==> flow/design.v <==
`default_nettype none
module BobTop (
	clock,
	reset,
	rx,
	runway_override,
	emergency_override,
	tx,
	framing_error,
	runway_active,
	emergency,
	receiving,
	sending
);
	input wire clock;
	input wire reset;
	input wire rx;
	input wire [1:0] runway_override;
	input wire emergency_override;
	output wire tx;
	output wire framing_error;
	output wire [1:0] runway_active;
	output wire emergency;
	output wire receiving;
	output wire sending;
	wire [7:0] uart_rx_data;
	wire [7:0] uart_tx_data;
	wire uart_rx_valid;
	wire uart_tx_ready;
	wire uart_tx_send;
	UartRX #(
		.CLK_HZ(25000000),
		.BAUD_RATE(115200)
	) receiver(
		.clock(clock),
		.reset(reset),
		.rx(rx),
		.data(uart_rx_data),
		.done(uart_rx_valid),
		.framing_error(framing_error),
		.receiving(receiving)
	);
	UartTX #(
		.CLK_HZ(25000000),
		.BAUD_RATE(115200)
	) transmitter(
		.clock(clock),
		.reset(reset),
		.send(uart_tx_send),
		.data(uart_tx_data),
		.tx(tx),
		.ready(uart_tx_ready),
		.sending(sending)
	);
	reg [1:0] ro_temp;
	reg [1:0] ro_sync;
	reg eo_temp;
	reg eo_sync;
	always @(posedge clock) begin
		ro_temp <= runway_override;
		eo_temp <= emergency_override;
		ro_sync <= ro_temp;
		eo_sync <= eo_temp;
	end
	Bob bobby(
		.clock(clock),
		.reset(reset),
		.uart_rx_data(uart_rx_data),
		.uart_rx_valid(uart_rx_valid),
		.uart_tx_data(uart_tx_data),
		.uart_tx_ready(uart_tx_ready),
		.uart_tx_send(uart_tx_send),
		.runway_active(runway_active),
		.runway_override(ro_sync),
		.emergency_out(emergency),
		.emergency_override(eo_sync)
	);
endmodule
module Bob (
	clock,
	reset,
	uart_rx_data,
	uart_rx_valid,
	runway_override,
	emergency_override,
	uart_tx_data,
	uart_tx_ready,
	uart_tx_send,
	runway_active,
	emergency_out
);
	input wire clock;
	input wire reset;
	input wire [7:0] uart_rx_data;
	input wire uart_rx_valid;
	input wire [1:0] runway_override;
	input wire emergency_override;
	output wire [7:0] uart_tx_data;
	input wire uart_tx_ready;
	output wire uart_tx_send;
	output wire [1:0] runway_active;
	output wire emergency_out;
	wire [7:0] uart_request;
	wire uart_rd_request;
	wire uart_empty;
	wire runway_id;
	wire lock;
	wire unlock;
	reg [3:0] cleared_id_to_lock;
	wire sel_takeoff_id_lock;
	wire [9:0] runway;
	wire queue_takeoff_plane;
	wire unqueue_takeoff_plane;
	wire [3:0] cleared_takeoff_id;
	wire takeoff_fifo_full;
	wire takeoff_fifo_empty;
	wire queue_landing_plane;
	wire unqueue_landing_plane;
	wire [3:0] cleared_landing_id;
	wire landing_fifo_full;
	wire landing_fifo_empty;
	wire send_hold;
	wire send_say_ag;
	wire send_divert;
	wire send_divert_landing;
	wire send_valid_id;
	wire send_invalid_id;
	wire [1:0] send_clear;
	reg [7:0] reply_to_send;
	wire send_reply;
	wire queue_reply;
	wire reply_fifo_full;
	wire reply_fifo_empty;
	reg emergency;
	wire set_emergency;
	wire unset_emergency;
	reg [3:0] emergency_id;
	FIFO #(
		.WIDTH(8),
		.DEPTH(4)
	) uart_requests(
		.clock(clock),
		.reset(reset),
		.data_in(uart_rx_data),
		.we(uart_rx_valid),
		.re(uart_rd_request),
		.data_out({uart_request[7-:4], uart_request[3-:3], uart_request[0]}),
		.full(),
		.empty(uart_empty)
	);
	FIFO #(
		.WIDTH(4),
		.DEPTH(8)
	) takeoff_fifo(
		.clock(clock),
		.reset(reset),
		.data_in(uart_request[7-:4]),
		.we(queue_takeoff_plane),
		.re(unqueue_takeoff_plane),
		.data_out(cleared_takeoff_id),
		.full(takeoff_fifo_full),
		.empty(takeoff_fifo_empty)
	);
	FIFO #(
		.WIDTH(4),
		.DEPTH(8)
	) landing_fifo(
		.clock(clock),
		.reset(reset),
		.data_in(uart_request[7-:4]),
		.we(queue_landing_plane),
		.re(unqueue_landing_plane),
		.data_out(cleared_landing_id),
		.full(landing_fifo_full),
		.empty(landing_fifo_empty)
	);
	wire [3:0] new_id;
	reg [3:0] id_in;
	wire sel_diverted_id;
	wire take_id;
	wire release_id;
	wire id_full;
	wire [15:0] all_id;
	always @(*)
		if (sel_diverted_id)
			id_in = cleared_landing_id;
		else
			id_in = uart_request[7-:4];
	AircraftIDManager id_manager(
		.clock(clock),
		.reset(reset),
		.id_in(id_in),
		.release_id(release_id),
		.take_id(take_id),
		.id_out(new_id),
		.all_id(all_id),
		.full(id_full)
	);
	ReadRequestFsm fsm(
		.emergency(emergency_out),
		.clock(clock),
		.reset(reset),
		.uart_empty(uart_empty),
		.uart_request(uart_request),
		.takeoff_fifo_full(takeoff_fifo_full),
		.landing_fifo_full(landing_fifo_full),
		.takeoff_fifo_empty(takeoff_fifo_empty),
		.landing_fifo_empty(landing_fifo_empty),
		.reply_fifo_full(reply_fifo_full),
		.runway_active(runway_active),
		.all_id(all_id),
		.id_full(id_full),
		.emergency_id(emergency_id),
		.runway(runway),
		.uart_rd_request(uart_rd_request),
		.queue_takeoff_plane(queue_takeoff_plane),
		.queue_landing_plane(queue_landing_plane),
		.unqueue_takeoff_plane(unqueue_takeoff_plane),
		.unqueue_landing_plane(unqueue_landing_plane),
		.send_clear(send_clear),
		.send_hold(send_hold),
		.send_say_ag(send_say_ag),
		.send_divert(send_divert),
		.send_divert_landing(send_divert_landing),
		.send_invalid_id(send_invalid_id),
		.send_valid_id(send_valid_id),
		.queue_reply(queue_reply),
		.lock(lock),
		.unlock(unlock),
		.runway_id(runway_id),
		.set_emergency(set_emergency),
		.unset_emergency(unset_emergency),
		.take_id(take_id),
		.release_id(release_id),
		.sel_takeoff_id_lock(sel_takeoff_id_lock),
		.sel_diverted_id(sel_diverted_id)
	);
	always @(posedge clock)
		if (reset)
			reply_to_send <= 0;
		else if (send_clear[0] ^ send_clear[1]) begin
			if (send_clear[0]) begin
				reply_to_send[7-:4] <= cleared_takeoff_id;
				reply_to_send[3-:3] <= 3'b011;
				reply_to_send[0] <= runway_id;
			end
			else if (send_clear[1]) begin
				reply_to_send[7-:4] <= cleared_landing_id;
				reply_to_send[3-:3] <= 3'b011;
				reply_to_send[0] <= runway_id;
			end
		end
		else if (send_hold) begin
			reply_to_send[7-:4] <= uart_request[7-:4];
			reply_to_send[3-:3] <= 3'b100;
			reply_to_send[0] <= 1'b0;
		end
		else if (send_say_ag) begin
			reply_to_send[7-:4] <= uart_request[7-:4];
			reply_to_send[3-:3] <= 3'b101;
			reply_to_send[0] <= 1'b0;
		end
		else if (send_divert) begin
			reply_to_send[7-:4] <= uart_request[7-:4];
			reply_to_send[3-:3] <= 3'b110;
			reply_to_send[0] <= 1'b0;
		end
		else if (send_divert_landing) begin
			reply_to_send[7-:4] <= cleared_landing_id;
			reply_to_send[3-:3] <= 3'b110;
			reply_to_send[0] <= 1'b0;
		end
		else if (send_invalid_id) begin
			reply_to_send[7-:4] <= 4'd0;
			reply_to_send[3-:3] <= 3'b111;
			reply_to_send[0] <= 1'b1;
		end
		else if (send_valid_id) begin
			reply_to_send[7-:4] <= new_id;
			reply_to_send[3-:3] <= 3'b111;
			reply_to_send[0] <= 1'b0;
		end
	FIFO #(
		.WIDTH(8),
		.DEPTH(4)
	) uart_replies(
		.clock(clock),
		.reset(reset),
		.data_in(reply_to_send),
		.we(queue_reply),
		.re(send_reply),
		.data_out(uart_tx_data),
		.full(reply_fifo_full),
		.empty(reply_fifo_empty)
	);
	SendReplyFsm reply_fsm(
		.clock(clock),
		.reset(reset),
		.uart_tx_ready(uart_tx_ready),
		.reply_fifo_empty(reply_fifo_empty),
		.send_reply(send_reply),
		.uart_tx_send(uart_tx_send)
	);
	always @(*)
		if (sel_takeoff_id_lock)
			cleared_id_to_lock = cleared_takeoff_id;
		else
			cleared_id_to_lock = cleared_landing_id;
	RunwayManager runway_manager(
		.clock(clock),
		.reset(reset),
		.plane_id_unlock(uart_request[7-:4]),
		.plane_id_lock(cleared_id_to_lock),
		.runway_id(runway_id),
		.lock(lock),
		.unlock(unlock),
		.runway_active(runway_active),
		.runway_override(runway_override),
		.runway(runway)
	);
	always @(posedge clock)
		if (reset) begin
			emergency_id <= 4'd0;
			emergency <= 1'b0;
		end
		else if (set_emergency) begin
			emergency_id <= uart_request[7-:4];
			emergency <= 1'b1;
		end
		else if (unset_emergency)
			emergency <= 1'b0;
	assign emergency_out = emergency | emergency_override;
endmodule
module ReadRequestFsm (
	clock,
	reset,
	uart_empty,
	uart_request,
	takeoff_fifo_full,
	landing_fifo_full,
	takeoff_fifo_empty,
	landing_fifo_empty,
	reply_fifo_full,
	runway_active,
	emergency,
	all_id,
	id_full,
	emergency_id,
	runway,
	uart_rd_request,
	queue_takeoff_plane,
	queue_landing_plane,
	unqueue_takeoff_plane,
	unqueue_landing_plane,
	send_clear,
	send_hold,
	send_say_ag,
	send_divert,
	send_divert_landing,
	send_invalid_id,
	send_valid_id,
	queue_reply,
	lock,
	unlock,
	runway_id,
	set_emergency,
	unset_emergency,
	take_id,
	release_id,
	sel_takeoff_id_lock,
	sel_diverted_id
);
	input wire clock;
	input wire reset;
	input wire uart_empty;
	input wire [7:0] uart_request;
	input wire takeoff_fifo_full;
	input wire landing_fifo_full;
	input wire takeoff_fifo_empty;
	input wire landing_fifo_empty;
	input wire reply_fifo_full;
	input wire [1:0] runway_active;
	input wire emergency;
	input wire [15:0] all_id;
	input wire id_full;
	input wire [3:0] emergency_id;
	input wire [9:0] runway;
	output reg uart_rd_request;
	output reg queue_takeoff_plane;
	output reg queue_landing_plane;
	output reg unqueue_takeoff_plane;
	output reg unqueue_landing_plane;
	output reg [1:0] send_clear;
	output reg send_hold;
	output reg send_say_ag;
	output reg send_divert;
	output reg send_divert_landing;
	output reg send_invalid_id;
	output reg send_valid_id;
	output reg queue_reply;
	output reg lock;
	output reg unlock;
	output reg runway_id;
	output reg set_emergency;
	output reg unset_emergency;
	output reg take_id;
	output reg release_id;
	output reg sel_takeoff_id_lock;
	output reg sel_diverted_id;
	wire [3:0] plane_id;
	wire [2:0] msg_type;
	wire [1:0] msg_action;
	reg takeoff_first;
	reg reverse_takeoff_first;
	assign plane_id = uart_request[7-:4];
	assign msg_type = uart_request[3-:3];
	assign msg_action = uart_request[0];
	reg [2:0] state;
	reg [2:0] next_state;
	always @(*) begin
		uart_rd_request = 1'b0;
		queue_takeoff_plane = 1'b0;
		queue_landing_plane = 1'b0;
		unqueue_takeoff_plane = 1'b0;
		unqueue_landing_plane = 1'b0;
		send_clear = 2'b00;
		send_hold = 1'b0;
		send_say_ag = 1'b0;
		send_divert = 1'b0;
		send_divert_landing = 1'b0;
		send_invalid_id = 1'b0;
		send_valid_id = 1'b0;
		queue_reply = 1'b0;
		lock = 1'b0;
		unlock = 1'b0;
		runway_id = 1'b0;
		set_emergency = 1'b0;
		unset_emergency = 1'b0;
		take_id = 1'b0;
		release_id = 1'b0;
		sel_takeoff_id_lock = 1'b0;
		sel_diverted_id = 1'b0;
		reverse_takeoff_first = 1'b0;
		next_state = 3'b000;
		case (state)
			3'b000:
				if (uart_empty) begin
					if (emergency) begin
						if (!landing_fifo_empty) begin
							next_state = 3'b110;
							unqueue_landing_plane = 1'b1;
						end
						else
							next_state = 3'b000;
					end
					else if (runway_active != 2'b11) begin
						if (!takeoff_fifo_empty && !landing_fifo_empty) begin
							if (takeoff_first) begin
								next_state = 3'b100;
								unqueue_takeoff_plane = 1'b1;
							end
							else begin
								next_state = 3'b101;
								unqueue_landing_plane = 1'b1;
							end
						end
						else if (!takeoff_fifo_empty) begin
							next_state = 3'b100;
							unqueue_takeoff_plane = 1'b1;
						end
						else if (!landing_fifo_empty) begin
							next_state = 3'b101;
							unqueue_landing_plane = 1'b1;
						end
						else
							next_state = 3'b000;
					end
					else
						next_state = 3'b000;
				end
				else begin
					next_state = 3'b001;
					uart_rd_request = 1'b1;
				end
			3'b001:
				if (msg_type == 3'b000) begin
					if (all_id[plane_id]) begin
						next_state = 3'b010;
						if (msg_action == 1'b0) begin
							if (takeoff_fifo_full) begin
								send_divert = 1'b1;
								release_id = 1'b1;
							end
							else begin
								queue_takeoff_plane = 1'b1;
								send_hold = 1'b1;
							end
						end
						else if (msg_action == 1'b1) begin
							if (landing_fifo_full || emergency) begin
								send_divert = 1'b1;
								release_id = 1'b1;
							end
							else begin
								queue_landing_plane = 1'b1;
								send_hold = 1'b1;
							end
						end
					end
					else
						next_state = 3'b011;
				end
				else if (msg_type == 3'b001) begin
					if (all_id[plane_id]) begin
						next_state = 3'b011;
						if (!msg_action) begin
							if ((runway[4-:4] == plane_id) && runway[0])
								release_id = 1'b1;
							unlock = 1'b1;
							runway_id = 1'b0;
						end
						else if (msg_action) begin
							if ((runway[9-:4] == plane_id) && runway[5])
								release_id = 1'b1;
							unlock = 1'b1;
							runway_id = 1'b1;
						end
					end
					else
						next_state = 3'b011;
				end
				else if (msg_type == 3'b010) begin
					if (msg_action == 1'b1) begin
						if (!landing_fifo_empty) begin
							next_state = 3'b110;
							unqueue_landing_plane = 1'b1;
						end
						else
							next_state = 3'b000;
						set_emergency = 1'b1;
					end
					else if (msg_action == 1'b0) begin
						next_state = 3'b011;
						if (emergency_id == plane_id)
							unset_emergency = 1'b1;
						release_id = 1'b1;
					end
				end
				else if (msg_type == 3'b111) begin
					next_state = 3'b010;
					if (id_full)
						send_invalid_id = 1'b1;
					else begin
						send_valid_id = 1'b1;
						take_id = 1'b1;
					end
				end
				else begin
					next_state = 3'b010;
					send_say_ag = 1'b1;
				end
			3'b010:
				if (reply_fifo_full)
					next_state = 3'b010;
				else begin
					next_state = 3'b011;
					queue_reply = 1'b1;
				end
			3'b011:
				if (emergency) begin
					if (!landing_fifo_empty) begin
						next_state = 3'b110;
						unqueue_landing_plane = 1'b1;
					end
					else
						next_state = 3'b000;
				end
				else if (runway_active != 2'b11) begin
					if (!takeoff_fifo_empty && !landing_fifo_empty) begin
						if (takeoff_first) begin
							next_state = 3'b100;
							unqueue_takeoff_plane = 1'b1;
							reverse_takeoff_first = 1'b1;
						end
						else begin
							next_state = 3'b101;
							unqueue_landing_plane = 1'b1;
							reverse_takeoff_first = 1'b1;
						end
					end
					else if (!takeoff_fifo_empty) begin
						next_state = 3'b100;
						unqueue_takeoff_plane = 1'b1;
					end
					else if (!landing_fifo_empty) begin
						next_state = 3'b101;
						unqueue_landing_plane = 1'b1;
					end
					else
						next_state = 3'b000;
				end
				else
					next_state = 3'b000;
			3'b100: begin
				next_state = 3'b111;
				sel_takeoff_id_lock = 1'b1;
				if (!runway_active[0]) begin
					runway_id = 1'b0;
					lock = 1'b1;
					send_clear = 2'b01;
				end
				else if (!runway_active[1]) begin
					runway_id = 1'b1;
					lock = 1'b1;
					send_clear = 2'b01;
				end
			end
			3'b101: begin
				next_state = 3'b111;
				if (!runway_active[0]) begin
					runway_id = 1'b0;
					lock = 1'b1;
					send_clear = 2'b10;
				end
				else if (!runway_active[1]) begin
					runway_id = 1'b1;
					lock = 1'b1;
					send_clear = 2'b10;
				end
			end
			3'b110: begin
				next_state = 3'b111;
				send_divert_landing = 1'b1;
				sel_diverted_id = 1'b1;
				release_id = 1'b1;
			end
			3'b111: begin
				next_state = 3'b000;
				queue_reply = 1'b1;
			end
			default: next_state = 3'b000;
		endcase
	end
	always @(posedge clock)
		if (reset)
			state <= 3'b000;
		else
			state <= next_state;
	always @(posedge clock)
		if (reset)
			takeoff_first <= 1'b0;
		else if (reverse_takeoff_first)
			takeoff_first <= ~takeoff_first;
endmodule
module SendReplyFsm (
	clock,
	reset,
	uart_tx_ready,
	reply_fifo_empty,
	send_reply,
	uart_tx_send
);
	input wire clock;
	input wire reset;
	input wire uart_tx_ready;
	input wire reply_fifo_empty;
	output reg send_reply;
	output reg uart_tx_send;
	reg state;
	reg next_state;
	always @(*) begin
		send_reply = 1'b0;
		uart_tx_send = 1'b0;
		case (state)
			1'd0:
				if (reply_fifo_empty || !uart_tx_ready)
					next_state = 1'd0;
				else begin
					next_state = 1'd1;
					send_reply = 1'b1;
				end
			1'd1: begin
				next_state = 1'd0;
				uart_tx_send = 1'b1;
			end
			default: next_state = 1'd0;
		endcase
	end
	always @(posedge clock)
		if (reset)
			state <= 1'd0;
		else
			state <= next_state;
endmodule
module FIFO (
	clock,
	reset,
	data_in,
	we,
	re,
	data_out,
	full,
	empty
);
	parameter signed [31:0] WIDTH = 8;
	parameter signed [31:0] DEPTH = 4;
	input wire clock;
	input wire reset;
	input wire [WIDTH - 1:0] data_in;
	input wire we;
	input wire re;
	output reg [WIDTH - 1:0] data_out;
	output wire full;
	output wire empty;
	reg [(DEPTH * WIDTH) - 1:0] queue;
	reg [$clog2(DEPTH):0] count;
	reg [$clog2(DEPTH) - 1:0] put_ptr;
	reg [$clog2(DEPTH) - 1:0] get_ptr;
	assign empty = count == 0;
	assign full = count == DEPTH;
	always @(posedge clock)
		if (reset) begin
			count <= 0;
			get_ptr <= 0;
			put_ptr <= 0;
			data_out <= 0;
		end
		else if ((re && !empty) && we) begin
			data_out <= queue[get_ptr * WIDTH+:WIDTH];
			get_ptr <= get_ptr + 1;
			queue[put_ptr * WIDTH+:WIDTH] <= data_in;
			put_ptr <= put_ptr + 1;
		end
		else if (re && !empty) begin
			data_out <= queue[get_ptr * WIDTH+:WIDTH];
			get_ptr <= get_ptr + 1;
			count <= count - 1;
		end
		else if (we && !full) begin
			queue[put_ptr * WIDTH+:WIDTH] <= data_in;
			put_ptr <= put_ptr + 1;
			count <= count + 1;
		end
endmodule
module RunwayManager (
	clock,
	reset,
	plane_id_unlock,
	plane_id_lock,
	runway_id,
	lock,
	unlock,
	runway_override,
	runway_active,
	runway
);
	input wire clock;
	input wire reset;
	input wire [3:0] plane_id_unlock;
	input wire [3:0] plane_id_lock;
	input wire runway_id;
	input wire lock;
	input wire unlock;
	input wire [1:0] runway_override;
	output wire [1:0] runway_active;
	output reg [9:0] runway;
	assign runway_active[0] = runway[0] | runway_override[0];
	assign runway_active[1] = runway[5] | runway_override[1];
	always @(posedge clock)
		if (reset)
			runway <= 1'sb0;
		else if (lock && !unlock) begin
			if (runway_id) begin
				runway[9-:4] <= plane_id_lock;
				runway[5] <= 1'b1;
			end
			else begin
				runway[4-:4] <= plane_id_lock;
				runway[0] <= 1'b1;
			end
		end
		else if (!lock && unlock) begin
			if (runway_id) begin
				if (plane_id_unlock == runway[9-:4])
					runway[5] <= 1'b0;
			end
			else if (plane_id_unlock == runway[4-:4])
				runway[0] <= 1'b0;
		end
endmodule
module AircraftIDManager (
	clock,
	reset,
	id_in,
	release_id,
	take_id,
	id_out,
	all_id,
	full
);
	input wire clock;
	input wire reset;
	input wire [3:0] id_in;
	input wire release_id;
	input wire take_id;
	output wire [3:0] id_out;
	output wire [15:0] all_id;
	output wire full;
	reg [15:0] taken_id;
	reg [3:0] id_avail;
	assign all_id = taken_id;
	assign id_out = id_avail;
	assign full = taken_id == 16'hffff;
	always @(*) begin
		id_avail = 4'd0;
		case (1'b0)
			taken_id[0]: id_avail = 4'd0;
			taken_id[1]: id_avail = 4'd1;
			taken_id[2]: id_avail = 4'd2;
			taken_id[3]: id_avail = 4'd3;
			taken_id[4]: id_avail = 4'd4;
			taken_id[5]: id_avail = 4'd5;
			taken_id[6]: id_avail = 4'd6;
			taken_id[7]: id_avail = 4'd7;
			taken_id[8]: id_avail = 4'd8;
			taken_id[9]: id_avail = 4'd9;
			taken_id[10]: id_avail = 4'd10;
			taken_id[11]: id_avail = 4'd11;
			taken_id[12]: id_avail = 4'd12;
			taken_id[13]: id_avail = 4'd13;
			taken_id[14]: id_avail = 4'd14;
			taken_id[15]: id_avail = 4'd15;
			default: id_avail = 4'd0;
		endcase
	end
	always @(posedge clock)
		if (reset)
			taken_id <= 1'sb0;
		else if (release_id)
			taken_id[id_in] <= 1'b0;
		else if (take_id && !full)
			taken_id[id_avail] <= 1'b1;
endmodule
`default_nettype none
module UartRX (
	clock,
	reset,
	rx,
	data,
	done,
	framing_error,
	receiving
);
	parameter signed [31:0] CLK_HZ = 25000000;
	parameter signed [31:0] BAUD_RATE = 115200;
	input wire clock;
	input wire reset;
	input wire rx;
	output reg [7:0] data;
	output wire done;
	output wire framing_error;
	output wire receiving;
	wire start;
	wire tick;
	BaudRateGenerator #(
		.CLK_HZ(CLK_HZ),
		.BAUD_RATE(BAUD_RATE)
	) conductor(
		.clock(clock),
		.reset(reset),
		.start_rx(start),
		.start_tx(1'b0),
		.tick(tick)
	);
	wire collect_data;
	wire en_data_counter;
	wire clear_data_counter;
	reg [3:0] data_counter;
	wire done_data;
	always @(posedge clock)
		if (reset)
			data <= 1'sb0;
		else if (collect_data && tick) begin
			data <= data >> 1;
			data[7] <= rx;
		end
	assign done_data = data_counter == 4'd8;
	always @(posedge clock)
		if (reset || clear_data_counter)
			data_counter <= 1'sb0;
		else if (en_data_counter && tick)
			data_counter <= data_counter + 1'b1;
	UartRXFsm fsm(
		.clock(clock),
		.reset(reset),
		.tick(tick),
		.rx(rx),
		.done_data(done_data),
		.start(start),
		.collect_data(collect_data),
		.en_data_counter(en_data_counter),
		.clear_data_counter(clear_data_counter),
		.framing_error(framing_error),
		.done(done),
		.receiving(receiving)
	);
endmodule
module UartRXFsm (
	clock,
	reset,
	tick,
	rx,
	done_data,
	start,
	collect_data,
	en_data_counter,
	clear_data_counter,
	framing_error,
	done,
	receiving
);
	input wire clock;
	input wire reset;
	input wire tick;
	input wire rx;
	input wire done_data;
	output reg start;
	output reg collect_data;
	output reg en_data_counter;
	output reg clear_data_counter;
	output reg framing_error;
	output reg done;
	output reg receiving;
	reg [1:0] state;
	reg [1:0] next_state;
	always @(*) begin
		start = 1'b0;
		collect_data = 1'b0;
		en_data_counter = 1'b0;
		clear_data_counter = 1'b0;
		framing_error = 1'b0;
		done = 1'b0;
		receiving = 1'b0;
		next_state = 2'd0;
		case (state)
			2'd0:
				if (!rx) begin
					next_state = 2'd1;
					start = 1'b1;
				end
				else
					next_state = 2'd0;
			2'd1:
				if (tick && rx)
					next_state = 2'd0;
				else if (tick && !rx)
					next_state = 2'd2;
				else
					next_state = 2'd1;
			2'd2: begin
				if (tick && !done_data) begin
					next_state = 2'd2;
					collect_data = 1'b1;
					en_data_counter = 1'b1;
				end
				else if (tick && done_data) begin
					if (!rx) begin
						next_state = 2'd3;
						framing_error = 1'b1;
					end
					else begin
						next_state = 2'd0;
						clear_data_counter = 1'b1;
						done = 1'b1;
					end
				end
				else
					next_state = 2'd2;
				receiving = 1'b1;
			end
			2'd3: begin
				if (tick && rx) begin
					next_state = 2'd0;
					clear_data_counter = 1'b1;
				end
				else if (tick && !rx)
					next_state = 2'd3;
				framing_error = 1'b1;
			end
			default: next_state = 2'd0;
		endcase
	end
	always @(posedge clock)
		if (reset)
			state <= 2'd0;
		else
			state <= next_state;
endmodule
`default_nettype none
module UartTX (
	clock,
	reset,
	send,
	data,
	tx,
	ready,
	sending
);
	parameter signed [31:0] CLK_HZ = 25000000;
	parameter signed [31:0] BAUD_RATE = 115200;
	input wire clock;
	input wire reset;
	input wire send;
	input wire [7:0] data;
	output reg tx;
	output wire ready;
	output wire sending;
	wire start;
	wire tick;
	BaudRateGenerator #(
		.CLK_HZ(CLK_HZ),
		.BAUD_RATE(BAUD_RATE)
	) conductor(
		.clock(clock),
		.reset(reset),
		.start_rx(1'b0),
		.start_tx(start),
		.tick(tick)
	);
	wire en_data_counter;
	reg [3:0] data_counter;
	wire done_data;
	wire clear_data_counter;
	assign done_data = data_counter == 4'd8;
	always @(posedge clock)
		if (reset || clear_data_counter)
			data_counter <= 1'sb0;
		else if (en_data_counter && tick)
			data_counter <= data_counter + 1;
	reg [7:0] saved_data;
	reg data_bit;
	wire send_data;
	always @(posedge clock)
		if (reset)
			saved_data <= 1'sb0;
		else if (start)
			saved_data <= data;
		else if (send_data && tick)
			saved_data <= saved_data >> 1;
	always @(posedge clock)
		if (reset || start)
			data_bit <= 1'b0;
		else if (send_data && tick)
			data_bit <= saved_data[0];
	wire send_start_bit;
	wire send_stop_bit;
	always @(posedge clock)
		if (reset)
			tx <= 1'b1;
		else if (send_start_bit)
			tx <= 1'b0;
		else if (send_data)
			tx <= data_bit;
		else if (send_stop_bit)
			tx <= 1'b1;
		else
			tx <= 1'b1;
	UartTXFsm fsm(
		.clock(clock),
		.reset(reset),
		.send(send),
		.tick(tick),
		.done_data(done_data),
		.start(start),
		.send_start_bit(send_start_bit),
		.send_data(send_data),
		.send_stop_bit(send_stop_bit),
		.en_data_counter(en_data_counter),
		.clear_data_counter(clear_data_counter),
		.ready(ready),
		.sending(sending)
	);
endmodule
module UartTXFsm (
	clock,
	reset,
	send,
	tick,
	done_data,
	start,
	send_start_bit,
	send_data,
	send_stop_bit,
	en_data_counter,
	clear_data_counter,
	ready,
	sending
);
	input wire clock;
	input wire reset;
	input wire send;
	input wire tick;
	input wire done_data;
	output reg start;
	output reg send_start_bit;
	output reg send_data;
	output reg send_stop_bit;
	output reg en_data_counter;
	output reg clear_data_counter;
	output reg ready;
	output reg sending;
	reg [1:0] state;
	reg [1:0] next_state;
	always @(*) begin
		start = 1'b0;
		send_start_bit = 1'b0;
		send_data = 1'b0;
		send_stop_bit = 1'b0;
		en_data_counter = 1'b0;
		clear_data_counter = 1'b0;
		ready = 1'b0;
		sending = 1'b0;
		next_state = 2'd0;
		case (state)
			2'd0:
				if (send) begin
					next_state = 2'd1;
					start = 1'b1;
					send_start_bit = 1'b1;
				end
				else begin
					next_state = 2'd0;
					ready = 1'b1;
				end
			2'd1: begin
				if (tick) begin
					next_state = 2'd2;
					send_data = 1'b1;
					en_data_counter = 1'b1;
				end
				else begin
					next_state = 2'd1;
					send_start_bit = 1'b1;
				end
				sending = 1'b1;
			end
			2'd2: begin
				if (tick && done_data) begin
					next_state = 2'd3;
					send_stop_bit = 1'b1;
					clear_data_counter = 1'b1;
				end
				else begin
					next_state = 2'd2;
					send_data = 1'b1;
					en_data_counter = 1'b1;
				end
				sending = 1'b1;
			end
			2'd3: begin
				if (tick) begin
					next_state = 2'd0;
					ready = 1'b1;
				end
				else begin
					next_state = 2'd3;
					send_stop_bit = 1'b1;
				end
				sending = 1'b1;
			end
			default: next_state = 2'd0;
		endcase
	end
	always @(posedge clock)
		if (reset)
			state <= 2'd0;
		else
			state <= next_state;
endmodule
`default_nettype none
module BaudRateGenerator (
	clock,
	reset,
	start_rx,
	start_tx,
	tick
);
	parameter signed [31:0] CLK_HZ = 25000000;
	parameter signed [31:0] BAUD_RATE = 115200;
	input wire clock;
	input wire reset;
	input wire start_rx;
	input wire start_tx;
	output wire tick;
	parameter signed [31:0] DIVISOR = CLK_HZ / BAUD_RATE;
	reg [$clog2(DIVISOR) + 1:0] clockCount;
	assign tick = clockCount == DIVISOR;
	always @(posedge clock)
		if (reset | tick)
			clockCount <= 1'sb0;
		else if (start_rx)
			clockCount <= DIVISOR / 2;
		else if (start_tx)
			clockCount <= 1'sb0;
		else
			clockCount <= clockCount + 1'b1;
endmodule
# [Tool chain data of BobTop]
# The steps from the RTL of BobTop to its reports follow in flow order.
# Lines are those of the file above, counted from 1.
# Library cell names are shortened.
# Not given: --
[design] top="BobTop" clk_port="clock" lib="sky130hd" pvt_corner="tt_025C_1v80"

# [Word-level counts]
# Yosys after proc, flatten, opt, wreduce and memory -nomap, before mapping. Memory bits, and registers merged into a memory's read port (data or address), are not among the register bits. Print and check cells are not counted.
[bits] ff_bits=286 in_bits=6 elab_cells=556
[classes] addsub=26 n_eq=40 shifts=16 muxes=281 bitwise=32 reduce_and_logical=112
[op_table] operator="32-bit 2-to-1 mux" n=12
[op_table] operator="4-bit 2-to-1 mux" n=35
[op_table] operator="5-bit negation with 33-bit output" n=4
[op_table] operator="1-bit 2-to-1 mux" n=131
[op_table] operator="32-bit AND" n=4
[op_table] operator="32-bit OR" n=4
[op_table] operator="32-bit NOT" n=4
[op_table] operator="3-bit 2-to-1 mux" n=34
[op_table] operator="4-bit by 33-bit variable shift with 32-bit output" n=2
[op_table] operator="4-bit by 33-bit variable shift with 32-bit output (first input constant)" n=2
[op_table] operator="8-bit by 33-bit variable shift with 32-bit output" n=2
[op_table] operator="8-bit by 33-bit variable shift with 32-bit output (first input constant)" n=2
[op_table] operator="32-bit by 6-bit variable part select with 4-bit output" n=2
[op_table] operator="32-bit by 6-bit variable part select with 8-bit output" n=2
[op_table] operator="1-bit by 5-bit variable shift with 16-bit output (first input constant)" n=3
[op_table] operator="1-bit parallel mux with 2-bit select" n=24
[op_table] operator="8-bit 2-to-1 mux" n=6
[op_table] operator="2-bit 2-to-1 mux" n=22
[op_table] operator="2-bit nonzero test" n=18
[op_table] operator="7-bit OR reduction" n=5
[op_table] operator="16-bit AND" n=2
[op_table] operator="16-bit OR" n=2
[op_table] operator="16-bit NOT" n=2
[op_table] operator="16-bit 2-to-1 mux" n=2
[op_table] operator="1-bit parallel mux with 3-bit select" n=9
[op_table] operator="1-bit logical AND" n=25
[op_table] operator="6-bit OR reduction" n=4
[op_table] operator="2-bit AND reduction" n=11
# Not listed: further kinds 38, cells in them 132.

# [Logic depth]
# Longest topological path by Yosys (ltp), each cell counted once; first at word level (registers and memories cut), then after technology mapping (sequential cells cut; the memories' decode and read muxes count).
[depth] ltp_word=23 abc_area=0 mapped_depth=13 mapped_depth_nobuf=12

# [After synthesis]
# Yosys stat after the flow's synthesis: flattened, memories mapped to cells. It holds for the ABC_AREA given above (unset counts as 0); a run with the other value may have another netlist.
# Totals and module areas in this step are rounded.
[synth_totals] mapped_cells=1480 mapped_area_um2=15000 ff_cells=295 n_buf=65
[types] cell_type="edfxtp_1" n=128 area_total_um2=3.84E+03
[types] cell_type="dfxtp_1" n=167 area_total_um2=3.34E+03
[types] cell_type="mux4_2" n=34 area_total_um2=765.734
[types] cell_type="mux2i_1" n=63 area_total_um2=630.605
[types] cell_type="nor2_1" n=153 area_total_um2=574.301
[types] cell_type="a22o_1" n=62 area_total_um2=543.021
[types] cell_type="nand2_1" n=138 area_total_um2=517.997
[types] cell_type="ha_1" n=41 area_total_um2=512.992
[types] cell_type="inv_1" n=116 area_total_um2=435.418
[types] cell_type="o21ai_0" n=81 area_total_um2=405.389
[types] cell_type="xnor2_1" n=38 area_total_um2=332.819
[types] cell_type="nand3_1" n=50 area_total_um2=250.24
[types] cell_type="xor2_1" n=27 area_total_um2=236.477
[types] cell_type="a21oi_1" n=42 area_total_um2=210.202
[types] cell_type="clkbuf_1" n=48 area_total_um2=180.173
[types] cell_type="nor3_1" n=36 area_total_um2=180.173
[types] cell_type="a211oi_1" n=21 area_total_um2=157.651
[types] cell_type="nand4_1" n=20 area_total_um2=125.12
# Not listed: further types 51, cells in them 215.
# The figures by module come from a second, unflattened synthesis with its own total; it is not the netlist above.
[unflattened] hier_cells=1683 area_unflattened_um2=16000
# Each row is one instance without its submodules.
[modules] mod="FIFO" instances=2 n_cells=218 mod_area_um2=2500
[modules] mod="FIFO" instances=2 n_cells=241 mod_area_um2=2400
[modules] mod="AircraftIDManager" instances=1 n_cells=178 mod_area_um2=1400
[modules] mod="ReadRequestFsm" instances=1 n_cells=137 mod_area_um2=1100
[modules] mod="BaudRateGenerator" instances=2 n_cells=53 mod_area_um2=480
[modules] mod="Bob" instances=1 n_cells=94 mod_area_um2=870
[modules] mod="UartTX" instances=1 n_cells=72 mod_area_um2=650
[modules] mod="RunwayManager" instances=1 n_cells=59 mod_area_um2=520
[modules] mod="UartRX" instances=1 n_cells=59 mod_area_um2=490
[modules] mod="UartRXFsm" instances=1 n_cells=24 mod_area_um2=220
[modules] mod="UartTXFsm" instances=1 n_cells=27 mod_area_um2=220
[modules] mod="BobTop" instances=1 n_cells=6 mod_area_um2=120
[modules] mod="SendReplyFsm" instances=1 n_cells=3 mod_area_um2=43

# [Timing after synthesis]
# Source: OpenSTA report_checks on the synthesized netlist (no wires, ideal clock, input and output delay 20% of the period each), path of least setup slack; recovery checks are left aside. Register names are those of the netlist, which keeps one name where synthesis merged equal registers.
[synth_timing] kind="input port to output port" from="in rx" to="out framing_error" clock_period_ns=40.0 input_delay_ns=8.000 output_delay_ns=8.000 t_arrival_ns=8.679 required_ns=32.000 path_slack_ns=23.321 delay_ns=0.679 path_stages=3 path_buffers=1 period_less_setup_slack_ns=16.679
# "delay_ns" = arrival - input delay + setup time.
# A path that ends at an output port has no setup time.
# "path_stages": output pins that drive a net of the path, with the launching flip-flop's if there is one; two outputs of one cell count as two.
# "period_less_setup_slack_ns" = period - worst setup slack (recovery checks aside). The figure is calculated, with input and output delays left at 20% of the set period.
# The rows between start and end are the longest chain of elaborated cells between them; the timing report does not say that the signal goes this way. Where chains are equally long, one stands for them.
# Each line given opens the expression or statement behind the cell; cells for indexed reads and writes are added by Yosys, which also makes memories of some case tables.
[synth_via] cell_sequence="clkbuf_1 > nor4_1 > a21o_1" elab_chain_len=4
[synth_rtl] item="from (decl)" line_no=17 text="input wire rx;"
[synth_rtl] item="1-bit 2-to-1 mux" line_no=967 text="if (!rx) begin"
[synth_rtl] item="1-bit 2-to-1 mux" line_no=966 text="else if (tick && done_data) begin"
[synth_rtl] item="1-bit 2-to-1 mux" line_no=961 text="if (tick && !done_data) begin"
[synth_rtl] item="1-bit parallel mux with 3-bit select" line_no=945 text="case (state)"
[synth_rtl] item="to (decl)" line_no=21 text="output wire framing_error;"

# [Path in the finished layout]
# Path of least setup slack in the final report of record 1 (OpenROAD, finished layout, wires in). Where an end is a register, its clock arrival counts in the times.
[layout_timing] kind="input port to output port" from="in rx" to="out framing_error" clock_period_ns=11.3 input_delay_ns=2.26 output_delay_ns=2.26 t_arrival_ns=4.03 required_ns=9.04 path_slack_ns=5.01 path_stages=4 path_buffers=2
# The rows between start and end are the longest chain of elaborated cells between them; the timing report does not say that the signal goes this way. Where chains are equally long, one stands for them.
[layout_via] cell_sequence="clkdlybuf4s50_1 > nor4_1 > a21o_1 > clkdlybuf4s50_1" elab_chain_len=4
[layout_rtl] item="from (decl)" line_no=17 text="input wire rx;"
[layout_rtl] item="1-bit 2-to-1 mux" line_no=967 text="if (!rx) begin"
[layout_rtl] item="1-bit 2-to-1 mux" line_no=966 text="else if (tick && done_data) begin"
[layout_rtl] item="1-bit 2-to-1 mux" line_no=961 text="if (tick && !done_data) begin"
[layout_rtl] item="1-bit parallel mux with 3-bit select" line_no=945 text="case (state)"
[layout_rtl] item="to (decl)" line_no=21 text="output wire framing_error;"

# 3 stored runs of BobTop in the flow (synthesis by Yosys, layout by OpenROAD, sky130hd cells), in arbitrary order. Constraints: input delay and output delay 20% of the set period each, output load 0.01 pF.
# "period_less_ws_ns" is the run's clock period less its worst setup slack. It is reckoned from that one timing run; input and output delays stay at 20% of the period that was set.
# "total_power_uw" is the tool's figure for a default switching activity; nothing was simulated.
# The measured numbers are rounded.
run="record 1" settings CELL_PAD_IN_SITES_DETAIL_PLACEMENT=2 MAX_ROUTING_LAYER="met4" period_ns=11.3 CAP_MARGIN=20 CORE_MARGIN=2 CORE_UTILIZATION=40 SLEW_MARGIN=20
run="record 1" results die_area_um2=39000 holdWs_ns=0.33 total_power_uw=4000 finish.stdcell_area_um2=17000 setup_worst_slack_ns=5.0 synth_chip_area_um2=15000 final_util_frac=0.45 period_less_ws_ns=6.290 setupTns_ns=0.000
run="record 2" settings CAP_MARGIN=30 CELL_PAD_IN_SITES_DETAIL_PLACEMENT=2 CORE_MARGIN=4 CORE_UTILIZATION=28 GPL_TIMING_DRIVEN=0 HOLD_SLACK_MARGIN=0.01 MAX_ROUTING_LAYER="met4" SLEW_MARGIN=40 period_ns=17.5
run="record 2" results die_area_um2=57000 holdWs_ns=0.33 total_power_uw=2500 finish.stdcell_area_um2=17000 setup_worst_slack_ns=9.1 synth_chip_area_um2=15000 final_util_frac=0.33 period_less_ws_ns=8.387 setupTns_ns=0.000
run="record 3" settings ABC_AREA=1 CELL_PAD_IN_SITES_GLOBAL_PLACEMENT=2 CORE_ASPECT_RATIO=0.78 CORE_MARGIN=7 CORE_UTILIZATION=45 CTS_CLUSTER_DIAMETER=358 CTS_CLUSTER_SIZE=57 GPL_ROUTABILITY_DRIVEN=1 MAX_ROUTING_LAYER="met4" PLACE_DENSITY=0.36 SETUP_SLACK_MARGIN=3.33 TNS_END_PERCENT=95 period_ns=40.0 CAP_MARGIN=20 SLEW_MARGIN=20
run="record 3" results die_area_um2=39000 holdWs_ns=0.35 total_power_uw=670 finish.stdcell_area_um2=16000 setup_worst_slack_ns=23 synth_chip_area_um2=15000 final_util_frac=0.48 period_less_ws_ns=17.321 setupTns_ns=0.000
